==> flow/design.v <==
module regbank (
input logic clk, regwe, regrd,
input logic [4:0] rd_addr, rs_addr, wr_addr,
input logic [15:0] write_data,
output logic [15:0] rd, rs
); 
	logic [15:0] myreg[31:0];
	always_ff @(posedge clk)
	begin
		if (regwe)
		begin 
			if (wr_addr==0) myreg[wr_addr] <= 0;
			else if (wr_addr==1) myreg[wr_addr] <= 16'h0001;
			else myreg[wr_addr] <= write_data;
		end
	end
	assign rs = (regrd)? myreg[rs_addr]:0;
	assign rd = (regrd)? myreg[rd_addr]:0;
endmodule
module signExt (input logic [4:0] data_in,
		output logic [15:0] data_out);
	assign data_out = {{12{data_in[4]}},data_in[3:0]};
endmodule
module myAlu (input logic [15:0] A, B,
		input logic alusrc, reset,
                input logic [2:0] alu_cb,
                output logic [15:0] ALUOUT,
		output logic [3:0] status);
	logic [15:0] comp;
        always_comb
        begin
		if (reset)
		begin
			status = 4'd0;
			ALUOUT = 16'd0;
			comp = 16'd0;
		end
		else if (alusrc)
		begin
			case (alu_cb)
                        3'b000: begin  
				comp = 16'd0;
				ALUOUT = $signed(A) + $signed(B);
				if (ALUOUT == 16'd0)
					status[3] = 1'b1;
				else
					status[3] = 1'b0;
				if (ALUOUT[15] == 1'b1)
					status[2] = 1'b1;
				else
					status[2] = 1'b0;
				if ((A[15]==1'b0) && (B[15]==1'b0) && (ALUOUT[15] == 1'b1))
					status[1] = 1'b1;
				else
					status[1] = 1'b0;
				if ((A[15]==1'b1) && (B[15]==1'b1) && (ALUOUT[15] == 1'b0))
					status[1] = 1'b1;
				else
					status[1] = 1'b0;
				if (A>=B)
					status[0] = 1'b1;
				else
					status[0] = 1'b0;
				end
                        3'b001: begin  
				comp = 16'd0;
				ALUOUT = $signed(A) - $signed(B);
				if (A == B)
					status[3] = 1'b1;
				else
					status[3] = 1'b0;
				if (ALUOUT[15] == 1'b1)
					status[2] = 1'b1;
				else
					status[2] = 1'b0;
				if ((A[15]==1'b0) && (B[15]==1'b1) && (ALUOUT[15] == 1'b1))
					status[1] = 1'b1;
				else
					status[1] = 1'b0;
				if ((A[15]==1'b1) && (B[15]==1'b0) && (ALUOUT[15] == 1'b0))
					status[1] = 1'b1;
				else
					status[1] = 1'b0;
				if (A>=B)
					status[0] = 1'b1;
				else
					status[0] = 1'b0;
				end
			3'b010: begin  
				comp = 16'd0;
				ALUOUT = A&B;
				status[1] = 1'b0;
				if (ALUOUT == 16'd0)
					status[3] = 1'b1;
				else
					status[3] = 1'b0;
				if (ALUOUT[15] == 1'b1)
					status[2] = 1'b1;
				else
					status[2] = 1'b0;
				if (A>=B)
					status[0] = 1'b1;
				else
					status[0] = 1'b0;
				end
			3'b011: begin  
				comp = 16'd0;
				ALUOUT = A|B;
				status[1] = 1'b0;
				if (ALUOUT == 16'd0)
					status[3] = 1'b1;
				else
					status[3] = 1'b0;
				if (ALUOUT[15] == 1'b1)
					status[2] = 1'b1;
				else
					status[2] = 1'b0;
				if (A>=B)
					status[0] = 1'b1;
				else
					status[0] = 1'b0;
				end
			3'b100: begin  
				comp = 16'd0;
				ALUOUT = ~B;
				status[1] = 1'b0;
				status[0] = 1'b0;
				if (ALUOUT == 16'd0)
					status[3] = 1'b1;
				else
					status[3] = 1'b0;
				if (ALUOUT[15] == 1'b1)
					status[2] = 1'b1;
				else
					status[2] = 1'b0;
				end
			3'b101: begin
				ALUOUT = 16'd0;  
				comp = $signed(A) - $signed(B);
				if (A == B)
					status[3] = 1'b1;
				else
					status[3] = 1'b0;
				if (comp[15] == 1'b1)
					status[2] = 1'b1;
				else
					status[2] = 1'b0;
				if ((A[15]==1'b0) && (B[15]==1'b1) && (comp[15] == 1'b1))
					status[1] = 1'b1;
				else
					status[1] = 1'b0;
				if ((A[15]==1'b1) && (B[15]==1'b0) && (comp[15] == 1'b0))
					status[1] = 1'b1;
				else
					status[1] = 1'b0;
				if (A>=B)
					status[0] = 1'b1;
				else
					status[0] = 1'b0;
				end
			default: begin
				ALUOUT = 16'd0;
				comp = 16'd0;
				status = 4'd0;
				end
			endcase
		end
		else 
		begin
			ALUOUT = 16'd0;
			comp = 16'd0;
			status = 4'd0;
                end
	end
endmodule
module datapath(
input logic clk, reg_we,alusrc,reg_rd,lw_add_e,sw_add_e, lwi, w0, w1, reset,
input logic [2:0] alu_cb,
input logic [4:0] lw_addr, sw_addr_d, sw_addr_s,
input wire [15:0] ins,
input  wire [15:0] data_in,
input logic [6:0] mem_addr,
output logic ri,
output logic [6:0] addr,
output logic [6:0] daddr,
output logic [15:0] data,
output logic [3:0] status
);
logic [15:0] rd, rs, aluout, rs_reg, rs_im, reg_in;
logic [4:0] rbank_wr,rd_addr,rs_addr;
regbank my_reg(.clk(clk), .regwe(reg_we), .regrd(reg_rd), .rd_addr(rd_addr), .rs_addr(rs_addr), .wr_addr(rbank_wr), .write_data(reg_in), .rd(rd), .rs(rs_reg) );
myAlu alu(.A(rd), .B(rs), .alusrc(alusrc), .reset(reset), .alu_cb(alu_cb), .ALUOUT(aluout), .status(status[3:0]));
signExt sign(.data_in(ins[5:1]), .data_out(rs_im));
assign rs = (ins[11])? rs_im : rs_reg; 
assign addr = mem_addr;
assign daddr = (lw_add_e||sw_add_e) ? (rs_reg[6:0]):7'b0;
always_comb
begin
	if (lwi)
	begin
		reg_in = ins[15:0];
	end
	else if (lw_add_e)
	begin
		reg_in = data_in[15:0];
	end
	else
	begin
		reg_in = aluout;
	end
	if (w0) rbank_wr = 0;
	else if (w1) rbank_wr = 5'b00001;
	else if (lwi) rbank_wr = lw_addr;
	else rbank_wr = ins[10:6];
	if (sw_add_e)
	begin
		rd_addr = sw_addr_d;
		rs_addr = sw_addr_s;
		data = rd[15:0];
		ri = 1'b0;
	end
	else
	begin
		rd_addr = ins[10:6];
		rs_addr = ins[5:1];
		data = 16'b0;
		ri = 1'b1;
	end
end
endmodule
module control(
input logic start, clk, reset, 
input logic [3:0] status,
input wire [15:0] ins, 
output logic [2:0] alu_cb,
output logic [4:0] lw_addr, sw_addr_d, sw_addr_s,
output logic [6:0] mem_addr,
output logic mem_we,reg_we,alusrc,reg_rd,lw_add_e,sw_add_e,lwi,done,w0,w1);
	logic [6:0] pc,ra;
	logic lwe,swe,swd,go,stop, lwei,lw_add_ei,mem_rd;
	logic [3:0] status_int;
	typedef enum logic [3:0] {s0, s1, s2, s3, s4, s5, s6, s7,s8,s9,s10,s11} statetype;
        statetype state, nextstate;
	always_ff @(posedge clk)
	begin
		if (reset)  state <= s0;
		else if (start) state <= s1;
		else if (go) state <= nextstate;
	end
	always_comb
        begin
                case (state)
                        s0: begin
				if(start) nextstate = s1;
				else nextstate = s0;
			    end
                        s1: nextstate = s2;
			s2: nextstate = s3;
			s3: nextstate = s5;
                        s4: begin 
				if(lwei) nextstate = s6;
				else if(lwe) nextstate = s8;
				else if (stop) nextstate = s9;
				else nextstate = s5;
			    end
			s5: nextstate = s4;
			s6: nextstate = s7;
			s7: nextstate = s10;
			s8: nextstate = s11;
                        s9: begin
				if (start) nextstate = s1; 
				else nextstate = s9;
			    end
			s10: nextstate = s11;
			s11: nextstate = s4;
			default: nextstate = s0;
                endcase
        end
	always_ff @(posedge clk)
	begin
	if (nextstate == s0)
	begin 
		go <= 1'b0;
		done <= 1'b0;
		stop <= 1'b0;
		alusrc <= 1'b0;
		reg_we <= 1'b0;
		lwe <= 1'b0;
		swe <= 1'b0;
		mem_rd <= 1'b1;
		reg_rd <= 1'b0;
		w0 <= 1'b0;
		w1 <= 1'b0;
		lw_add_e <= 1'b0;
		sw_add_e <= 1'b0;
		lwi <= 1'b0;
		lwei <= 1'b0;
		swd <= 1'b0;
		alu_cb <= 3'b0;
		lw_addr <= 4'b0;
		sw_addr_d <= 4'b0;
		sw_addr_s <= 4'b0;
		lw_add_ei <= 1'b0;
		pc <= 7'd0;
		ra <= 7'd0;
		status_int <= 4'b0;
	end
	else if (nextstate == s1)
	begin
		go <= 1'b1;
		done <= 1'b0;
		reg_rd <= 1'b1;
	end
	else if (nextstate == s2)
	begin
		w0 <= 1'b1;
		reg_we <= 1'b1;
	end
	else if (nextstate == s3)
	begin
		w0 <= 1'b0;
		w1 <= 1'b1;
		mem_rd <= 1'b1;
		reg_we <= 1'b1;
	end
	else if (nextstate == s4)
	begin
		reg_we <= 1'b0;
		mem_rd <= 1'b1;
		alusrc <= 1'b0;
		status_int <= status;
		if (lwe)
			begin
			reg_we <= 1'b1;
			end	
	end
	else if (nextstate == s5)
	begin
	w1 <= 1'b0;
	case (ins[15:12])
	4'd0: begin	
		alusrc <= 1'b0;
		reg_we <= 1'b0;
		lwe <= 1'b0;
		swe <= 1'b0;
		mem_rd <= 1'b1;
		reg_rd <= 1'b1;
		lwi <= 1'b0;
		if (ins[0])
		begin	
			stop <= 1'b1;
			pc <= pc;
		end
		else
			pc <= pc + 1;
	     end
	4'd1: begin
		alu_cb <= 3'b0;
		alusrc <= 1'b1;
		reg_we <= 1'b1;
		lwi <= 1'b0;
		lwe <= 1'b0;
		swe <= 1'b0;
		lw_add_e <= 1'b0;
		sw_add_e <= 1'b0;
		pc <= pc + 1;
	     end
	4'd2: begin
		alu_cb <= 3'b001;
		alusrc <= 1'b1;
		reg_we <= 1'b1;
		lwi <= 1'b0;
		lwe <= 1'b0;
		swe <= 1'b0;
		lw_add_e <= 1'b0;
		sw_add_e <= 1'b0;
		pc <= pc + 1;
	     end
	4'd3: begin
		alu_cb <= 3'b010;
		alusrc <= 1'b1;
		reg_we <= 1'b1;
		lwi <= 1'b0;
		lwe <= 1'b0;
		swe <= 1'b0;
		lw_add_e <= 1'b0;
		sw_add_e <= 1'b0;
		pc <= pc + 1;
	     end
	4'd4: begin
		alu_cb <= 3'b011;
		alusrc <= 1'b1;
		reg_we <= 1'b1;
		lwi <= 1'b0;
		lwe <= 1'b0;
		swe <= 1'b0;
		lw_add_e <= 1'b0;
		sw_add_e <= 1'b0;
		pc <= pc + 1;
	     end
	4'd5: begin
		alu_cb <= 3'b100;
		alusrc <= 1'b1;
		reg_we <= 1'b1;
		lwi <= 1'b0;
		lwe <= 1'b0;
		swe <= 1'b0;
		lw_add_e <= 1'b0;
		sw_add_e <= 1'b0;
		pc <= pc + 1;
	     end 
	4'd6: begin
		alu_cb <= 3'b101;
		alusrc <= 1'b1;
		reg_we <= 1'b0;
		lwi <= 1'b0;
		lwe <= 1'b0;
		swe <= 1'b0;
		lw_add_e <= 1'b0;
		sw_add_e <= 1'b0;
		pc <= pc + 1;
	     end
	4'd7:begin
		alusrc <= 1'b0;
		reg_we <= 1'b0;
		sw_add_e <= 1'b0;
		swe <= 1'b0;
		lw_addr <= ins[10:6];
		if (ins[11])
		begin 
		lwei <= 1'b1;
		pc <= pc+1;
		end
		else
		begin
		lw_add_e <= 1'b1;
		lwei <= 1'b0;
		lwe <= 1'b1;
		pc <= pc;
		end
	   end
	4'd8:begin
		sw_addr_d <= ins[10:6];
		sw_addr_s <= ins[5:1];
		alusrc <= 1'b0;
		reg_we <= 1'b0;
		lw_add_e <= 1'b0;
		sw_add_e <= 1'b1;
		lwe <= 1'b0;
		lwi <= 1'b0;
		pc <= pc + 1;
	   end
	4'd9: begin
		alusrc <= 1'b0;
		reg_we <= 1'b0;
		lwe <= 1'b0;
		swe <= 1'b0;
		lwi <= 1'b0;
		lw_add_e <= 1'b0;
		sw_add_e <= 1'b0;
		pc <= ins[7:1];
	     end
	4'd10: begin
		alusrc <= 1'b0;
		reg_we <= 1'b0;
		lwi <= 1'b0;
		lwe <= 1'b0;
		swe <= 1'b0;
		lw_add_e <= 1'b0;
		sw_add_e <= 1'b0;
		if (status_int[3])
		pc <= ins[7:1];
		else pc <= pc + 1;
	     end
	4'd11: begin
		alusrc <= 1'b0;
		reg_we <= 1'b0;
		lwi <= 1'b0;
		lwe <= 1'b0;
		swe <= 1'b0;
		lw_add_e <= 1'b0;
		sw_add_e <= 1'b0;
		if (status_int[3] == 1'b0)
		pc <= ins[7:1];
		else pc <= pc + 1;
	     end
	4'd12: begin
		alusrc <= 1'b0;
		reg_we <= 1'b0;
		lwi <= 1'b0;
		lwe <= 1'b0;
		swe <= 1'b0;
		lw_add_e <= 1'b0;
		sw_add_e <= 1'b0;
		if (status_int[0])
		pc <= ins[7:1];
		else pc <= pc + 1;
	     end
	4'd13: begin
		alusrc <= 1'b0;
		reg_we <= 1'b0;
		lwi <= 1'b0;
		lwe <= 1'b0;
		swe <= 1'b0;
		lw_add_e <= 1'b0;
		sw_add_e <= 1'b0;
		if (status_int[2])
		pc <= ins[7:1];
		else pc <= pc + 1;
	     end
	4'd14: begin
		alusrc <= 1'b0;
		reg_we <= 1'b0;
		lwi <= 1'b0;
		lwe <= 1'b0;
		swe <= 1'b0;
		lw_add_e <= 1'b0;
		sw_add_e <= 1'b0;
		ra <= pc+1;
		pc <= ins[7:1];
	     end
	4'd15: begin
		alusrc <= 1'b0;
		reg_we <= 1'b0;
		lwi <= 1'b0;
		lwe <= 1'b0;
		swe <= 1'b0;
		lw_add_e <= 1'b0;
		sw_add_e <= 1'b0;
		pc <= ra;
	     end
	endcase
	end		
	else if (nextstate == s6)
	begin
		lwei <= 1'b0;		 
	end
	else if (nextstate == s7)
	begin
		lwi <= 1'b1;
		reg_we <= 1'b1;		 
	end
	else if (nextstate == s10)
	begin
		lwi <= 1'b0;
		reg_we <= 1'b0;
		pc <= pc + 1;
	end
	else if (nextstate == s8)
	begin
		lwe <= 1'b0;
		reg_we <= 1'b0;
		lw_add_e <= 1'b0;
		pc <= pc + 1;
	end
	else if (nextstate == s9)
	begin
		go <= 1'b0;
		lw_add_e <= 1'b0;
		sw_add_e <= 1'b0;
		swd <= 1'b0;
		alusrc <= 1'b0;
		reg_we <= 1'b0;
		lwe <= 1'b0;
		swe <= 1'b0;
		mem_rd <= 1'b0;
		reg_rd <= 1'b0;
		stop <= 1'b0;
		done <= 1'b1;
	end
	end
	assign mem_we=(mem_rd)?1'b1:1'b0;
	assign mem_addr = pc;
endmodule
module risc16_core (
input  logic        clk, reset, start,
output logic        done,
output logic [6:0]  imem_addr,
input  logic [15:0] imem_rdata,
output logic [6:0]  dmem_addr,
output logic        dmem_we,
output logic [15:0] dmem_wdata,
input  logic [15:0] dmem_rdata
);
logic mem_we,reg_we,alusrc,reg_rd,lw_add_e,sw_add_e,lwi,w0,w1,ri;
logic [3:0] status;
logic [6:0] c_mem_addr,d_addr,daddr_in;
logic [15:0] ins, rdata_in;
logic [2:0] alu_cb;
logic [4:0] lw_addr,sw_addr_d, sw_addr_s;
assign ins = imem_rdata;
assign imem_addr = d_addr;
assign dmem_addr = daddr_in;
assign dmem_we = ~ri;
assign dmem_wdata = rdata_in;
control cb(.start(start), .clk(clk), .reset(reset), .status(status), .ins(ins), .alu_cb(alu_cb), .mem_addr(c_mem_addr), .mem_we(mem_we),.reg_we(reg_we),.alusrc(alusrc),.reg_rd(reg_rd),.lw_add_e(lw_add_e),.sw_add_e(sw_add_e),.lwi(lwi),.done(done), .w0(w0), .w1(w1), .lw_addr(lw_addr), .sw_addr_d(sw_addr_d), .sw_addr_s(sw_addr_s));
datapath dp(.clk(clk), .reg_we(reg_we), .alusrc(alusrc), .reg_rd(reg_rd), .lw_add_e(lw_add_e), .sw_add_e(sw_add_e), .lwi(lwi), .alu_cb(alu_cb), .mem_addr(c_mem_addr), .ins(ins), .addr(d_addr), .data(rdata_in), .status(status), .w0(w0), .w1(w1), .reset(reset), .lw_addr(lw_addr), .data_in(dmem_rdata), .daddr(daddr_in), .ri(ri), .sw_addr_d(sw_addr_d), .sw_addr_s(sw_addr_s));
endmodule
Reports on risc16_core
The steps from the RTL of risc16_core to its reports follow in flow order. Line numbers count from 1 in the design file above. Operators: Yosys type, input widths -> output width; for muxes data width and select width s. A cell with -- has no value.

Top module: risc16_core. Clock input: clk. Cell library: sky130hd. Timing corner: tt_025C_1v80.

After elaboration
Counts by Yosys on the flattened word-level netlist (proc, flatten, opt, wreduce; memories kept). Register bits leave out memories and registers merged into their read ports (data or address). Print and check cells are left out. Yosys's memory passes give these memory sizes; they may raise the number of words (mostly to a power of two), join words into wider ones and drop unused or constant bits.

Under memories stands 1. Under cells after elaboration stands 305. Input port bits: 35. Under bits in writable memories stands 512. For bits in registers the number is 53.

Under reductions and logical operators stands 61. Under multiplexer cells stands 124. Bitwise gates (word level): 17. The figure for equality and inequality tests is 76. The figure for $lt $le $gt $ge is 1. For add/sub/neg operators the number is 3.

Memories: dp.my_reg.myreg (words 32, bits a word 16, read ports 2, wr ports 1, line 7) `logic [15:0] myreg[31:0];`.

Operators by type and width (number): $mux 16 (13); $mux 7 (12); $pmux 16 s5 (1); $mux 1 (76); $logic_not 16->1 (4); $pmux 7 s9 (1); $eq 4x4->1 const B (15); $eq 4x3->1 const B (12); $pmux 4 s10 (1); $reduce_and 9->1 (4); $reduce_and 10->1 (3); $reduce_and 6->1 (5); $reduce_or 14->1 (2); $ne 2x1->1 const B (13); $mux 5 (5); $ne 3x1->1 const B (8); $eq 4x2->1 const B (6); $mux 4 (6); $ne 3x3->1 const B (6); $pmux 3 s6 (1); $add 16x16->16 (1); $sub 16x16->16 (1); $ge 16x16->1 (1); $eq 16x16->1 (1); $and 16x16->16 (1); $or 16x16->16 (1); $not 16->16 (1); $reduce_or 15->1 (1).

Other operator kinds: 34; their cells: 80.

Logic depth
Longest topological path by Yosys (ltp), each cell counted once; first at word level (registers and memories cut), then after technology mapping (sequential cells cut; the memories' decode and read muxes count).

The figure for depth in word-level cells is 15. Under ABC_AREA stands 0. Gate-level depth with buffers: 29. For gate-level depth less buffers the number is 23.

After synthesis
Yosys stat after the flow's synthesis: flattened, memories mapped to cells. It holds for the ABC_AREA given above (unset counts as 0); a run with the other value may have another netlist. The area totals of this step are shown rounded.

Buffer cells: 230. For flip-flop cells the number is 575. The entry for mapped cells reads 2934. Under chip area (Yosys) stands 32380 sq um. The entry for area of sequential cells reads 16640 sq um.

Cells by type: sky130_fd_sc_hd__edfxtp_1 (number 512, total area 1.54E+04 sq um); sky130_fd_sc_hd__mux4_2 (number 132, total area 2.97E+03 sq um); sky130_fd_sc_hd__nand2_1 (number 519, total area 1.95E+03 sq um); sky130_fd_sc_hd__dfxtp_1 (number 63, total area 1261.21 sq um); sky130_fd_sc_hd__a211oi_1 (number 105, total area 788.256 sq um); sky130_fd_sc_hd__a21oi_1 (number 155, total area 775.744 sq um); sky130_fd_sc_hd__nand3_1 (number 154, total area 770.739 sq um); sky130_fd_sc_hd__ha_1 (number 53, total area 663.136 sq um); sky130_fd_sc_hd__mux2i_1 (number 66, total area 660.634 sq um); sky130_fd_sc_hd__a311oi_1 (number 74, total area 648.122 sq um); sky130_fd_sc_hd__nor2_1 (number 167, total area 626.851 sq um); sky130_fd_sc_hd__clkbuf_1 (number 122, total area 457.939 sq um); sky130_fd_sc_hd__o21ai_0 (number 80, total area 400.384 sq um); sky130_fd_sc_hd__buf_2 (number 68, total area 340.326 sq um); sky130_fd_sc_hd__nor2b_1 (number 51, total area 319.056 sq um); sky130_fd_sc_hd__inv_1 (number 75, total area 281.52 sq um); sky130_fd_sc_hd__a31oi_1 (number 40, total area 250.24 sq um); sky130_fd_sc_hd__and2_1 (number 40, total area 250.24 sq um).

Not listed: further types 75, cells in them 458. By module: a second synthesis without flattening, with its own total; a netlist apart from the flattened one above.

For cells (unflattened synthesis) the number is 2133. The figure for area total of the unflattened synthesis is 31420 sq um.

Each row is one instance without its submodules.

By module: regbank (times used 1, cells 1209, area 24320 sq um); control (times used 1, cells 372, area 3128 sq um); myAlu (times used 1, cells 407, area 2814 sq um); datapath (times used 1, cells 128, area 1028 sq um); signExt (times used 1, cells 16, area 120.1 sq um); risc16_core (times used 1, cells 1, area 3.8 sq um).

Timing after synthesis
Source: OpenSTA report_checks on the synthesized netlist (no wires, ideal clock, input and output delay 20% of the period each), path of least setup slack; recovery checks are left aside. Register names are those of the netlist, which keeps one name where synthesis merged equal registers.

Kind: input to register. Start: input port imem_rdata[6]. End: memory dp.my_reg.myreg[0][6]. For setup slack the number is -0.082 ns. For stages the number is 21. The figure for input delay is 1.400 ns. Delay of the path: 5.682 ns. Under period stands 7.0 ns. Data arrival time: 6.615 ns. Under library setup time stands 0.467 ns. The entry for data required time reads 6.533 ns. Under period reached after synthesis stands 7.082 ns.

"delay of the path" is the arrival time less input delay plus setup time. "stages": output pins that drive a net of the path, with the launching flip-flop's if there is one; two outputs of one cell count as two. "period reached after synthesis" = period - worst setup slack (recovery checks aside). The figure is calculated, with input and output delays left at 20% of the set period. The rows between start and end are the longest chain of elaborated cells between them; the timing report does not say that the signal goes this way. Where chains are equally long, one stands for them. Each line given opens the expression or statement behind the cell; cells for indexed reads and writes are added by Yosys, which also makes memories of some case tables. The chain passes a memory read, where the word-level depth is cut; so it can be longer than that depth. Ways into the end's enable are left out, as the timed path ends at the data pin.

Cell sequence: sky130_fd_sc_hd__mux2i_1 > sky130_fd_sc_hd__buf_2 > sky130_fd_sc_hd__buf_2 > sky130_fd_sc_hd__buf_2 > sky130_fd_sc_hd__buf_2 > sky130_fd_sc_hd__mux4_2 > sky130_fd_sc_hd__nand2_1 > sky130_fd_sc_hd__nand3_1 > sky130_fd_sc_hd__a31oi_1 > sky130_fd_sc_hd__nor2b_1 > sky130_fd_sc_hd__ha_1 > sky130_fd_sc_hd__clkbuf_1 > sky130_fd_sc_hd__nor2b_1 > sky130_fd_sc_hd__o21a_1 > sky130_fd_sc_hd__or2_2 > sky130_fd_sc_hd__a21oi_1 > sky130_fd_sc_hd__o21bai_1 > sky130_fd_sc_hd__o221ai_1 > sky130_fd_sc_hd__a221o_1 > sky130_fd_sc_hd__a221oi_1 > sky130_fd_sc_hd__a211oi_1. For cells in the longest elaborated chain the number is 13. Elaborated cells between the ends (all ways): 28. Classes of those cells: 2 x add/sub; 1 x eq/ne; 21 x mux; 2 x logic; 1 x reduce/logical; 1 x memory.

Ends and longest elaborated chain, after synthesis: from (decl) (line 579) `input  logic [15:0] imem_rdata,`; $mux 5 (line 215) `if (sw_add_e)`; $mem_v2 32x16 (line 7) `logic [15:0] myreg[31:0];`; $mux 16 (line 18) `assign rd = (regrd)? myreg[rd_addr]:0;`; $sub 16x16->16 (line 67) `ALUOUT = $signed(A) - $signed(B);`; $pmux 16 s5 (line 40) `case (alu_cb)`; $mux 16 (line 38) `else if (alusrc)`; $mux 16 (line 32) `if (reset)`; $mux 16 (line 203) `else if (lw_add_e)`; $mux 16 (line 199) `if (lwi)`; $mux 16 (line 13) `else if (wr_addr==1) myreg[wr_addr] <= 16'h0001;`; $mux 16 (line 12) `if (wr_addr==0) myreg[wr_addr] <= 0;`; $mux 16 (line 10) `if (regwe)`; $mux 16; to (decl) (line 7).

Timing after layout
Path of least setup slack in the final report of run A (OpenROAD, finished layout, wires in). Where an end is a register, its clock arrival counts in the times.

Kind: input to output. Start: input port imem_rdata[6]. End: output port dmem_wdata[14]. Data arrival time: 5.28 ns. Under external output delay stands 1.40 ns. The entry for data required time reads 5.60 ns. For setup slack the number is 0.32 ns. Under period stands 7.0 ns. For stages the number is 16. The figure for input delay is 1.40 ns.

The rows between start and end are the longest chain of elaborated cells between them; the timing report does not say that the signal goes this way. Where chains are equally long, one stands for them. The chain passes a memory read, where the word-level depth is cut; so it can be longer than that depth.

Cell sequence: sky130_fd_sc_hd__clkdlybuf4s50_1 > sky130_fd_sc_hd__mux2i_4 > sky130_fd_sc_hd__buf_12 > sky130_fd_sc_hd__buf_4 > sky130_fd_sc_hd__buf_4 > sky130_fd_sc_hd__mux4_2 > sky130_fd_sc_hd__nand2_1 > sky130_fd_sc_hd__and3_1 > sky130_fd_sc_hd__a311oi_1 > sky130_fd_sc_hd__buf_4 > sky130_fd_sc_hd__a31oi_1 > sky130_fd_sc_hd__nor2b_1 > sky130_fd_sc_hd__buf_4 > sky130_fd_sc_hd__inv_1 > sky130_fd_sc_hd__nor2_1 > sky130_fd_sc_hd__clkdlybuf4s50_1. For cells in the longest elaborated chain the number is 4. Elaborated cells between the ends (all ways): 4. The figure for RTL lines with such cells is 3. Classes of those cells: 3 x mux; 1 x memory.

Ends and longest elaborated chain, post-layout: from (decl) (line 579) `input  logic [15:0] imem_rdata,`; $mux 5 (line 215) `if (sw_add_e)`; $mem_v2 32x16 (line 7) `logic [15:0] myreg[31:0];`; $mux 16 (line 18) `assign rd = (regrd)? myreg[rd_addr]:0;`; $mux 16 (line 215); to (decl) (line 582) `output logic [15:0] dmem_wdata,`.

Subject: flow runs of risc16_core

Hi,

Module risc16_core, platform sky130hd: 6 stored runs of the flow (Yosys, OpenROAD) with differing settings, in no particular order. Input and output delays are each 20% of the period that was set; the output load is 0.01 pF. "reached clock period" is the run's clock period less its worst setup slack. It is reckoned from that one timing run; input and output delays stay at 20% of the period that was set. By "critical path time" is meant the share of the clock period that the worst setup path is allowed (20% is reserved at inputs, 20% at outputs), minus its slack. Clock arrival times at its registers enter into it. "total design power" is the tool's figure for a default switching activity; nothing was simulated. Results are given in rounded form.

Run A has these settings: CAP_MARGIN 15; HOLD_SLACK_MARGIN -0.08; SETUP_SLACK_MARGIN 0.14; period_ns 7.0; CORE_MARGIN 2; CORE_UTILIZATION 40; SLEW_MARGIN 20. The area of the synthesized netlist reads 32380 sq um. The die size stands at 83260 sq um. The utilization comes to 47.8 %. The setup slack of the worst path is 0.315 ns. For the summed negative setup slack the run shows 0.000 ns. The worst-case hold slack reads 0.463 ns. For the total design power the run shows 8658 µW. The reached clock period stands at 6.685 ns. The critical path time reads 3.88 ns. Worst path kind: input to output.

Run B has these settings: CORE_UTILIZATION 40; period_ns 7.0; CAP_MARGIN 20; CORE_MARGIN 2; SLEW_MARGIN 20. The area of the synthesized netlist reads 32380 sq um. The die size stands at 83260 sq um. The utilization comes to 47.3 %. The setup slack of the worst path is 0.237 ns. For the summed negative setup slack the run shows 0.000 ns. The worst-case hold slack reads 0.454 ns. For the total design power the run shows 8473 µW. The reached clock period stands at 6.763 ns. The critical path time reads 3.96 ns. Worst path kind: input to output.

Run C has these settings: CAP_MARGIN 15; CELL_PAD_IN_SITES_DETAIL_PLACEMENT 1; CORE_MARGIN 9; CTS_CLUSTER_DIAMETER 281; CTS_CLUSTER_SIZE 71; GPL_ROUTABILITY_DRIVEN 0; GPL_TIMING_DRIVEN 0; HOLD_SLACK_MARGIN -0.08; MAX_ROUTING_LAYER met5; MIN_ROUTING_LAYER met2; PLACE_DENSITY 0.72; SETUP_SLACK_MARGIN 0.68; SLEW_MARGIN 10; TNS_END_PERCENT 60; period_ns 4.77; CORE_UTILIZATION 40. Outcome: not finished: routing ended with error GRT-0116.

Run D has these settings: CAP_MARGIN 15; CORE_MARGIN 10; CTS_CLUSTER_SIZE 71; GPL_ROUTABILITY_DRIVEN 0; GPL_TIMING_DRIVEN 1; HOLD_SLACK_MARGIN -0.08; MAX_ROUTING_LAYER met4; PLACE_DENSITY 0.72; SETUP_SLACK_MARGIN 0.68; SLEW_MARGIN 10; TNS_END_PERCENT 60; period_ns 4.77; CORE_UTILIZATION 40. The area of the synthesized netlist reads 32380 sq um. The die size stands at 92740 sq um. The utilization comes to 52.3 %. The setup slack of the worst path is -0.678 ns. For the summed negative setup slack the run shows -185.6 ns. The worst-case hold slack reads 0.465 ns. For the total design power the run shows 12820 µW. The reached clock period stands at 5.448 ns. The critical path time reads 5.45 ns. Worst path kind: register to register.

Run E has these settings: CAP_MARGIN 5; CELL_PAD_IN_SITES_DETAIL_PLACEMENT 1; CELL_PAD_IN_SITES_GLOBAL_PLACEMENT 3; CORE_ASPECT_RATIO 1.22; CORE_UTILIZATION 31; CTS_CLUSTER_DIAMETER 356; CTS_CLUSTER_SIZE 97; GPL_ROUTABILITY_DRIVEN 0; GPL_TIMING_DRIVEN 1; PLACE_DENSITY_LB_ADDON 0.22; SETUP_SLACK_MARGIN 1.59; SLEW_MARGIN 25; TNS_END_PERCENT 55; period_ns 6.48; CORE_MARGIN 2. The area of the synthesized netlist reads 32380 sq um. The die size stands at 107100 sq um. The utilization comes to 40.8 %. The setup slack of the worst path is 0.818 ns. For the summed negative setup slack the run shows 0.000 ns. The worst-case hold slack reads 0.464 ns. For the total design power the run shows 7603 µW. The reached clock period stands at 5.662 ns. The critical path time reads 4.37 ns. Worst path kind: input to register.

Run F has these settings: CAP_MARGIN 15; CORE_MARGIN 9; CTS_CLUSTER_SIZE 71; HOLD_SLACK_MARGIN -0.08; PLACE_DENSITY 0.72; SETUP_SLACK_MARGIN 0.68; SLEW_MARGIN 10; TNS_END_PERCENT 60; period_ns 7.0; CORE_UTILIZATION 40. The area of the synthesized netlist reads 32380 sq um. The die size stands at 91530 sq um. The utilization comes to 48.5 %. The setup slack of the worst path is 0.718 ns. For the summed negative setup slack the run shows 0.000 ns. The worst-case hold slack reads 0.457 ns. For the total design power the run shows 8550 µW. The reached clock period stands at 6.282 ns. The critical path time reads 3.48 ns. Worst path kind: input to output.

Regards
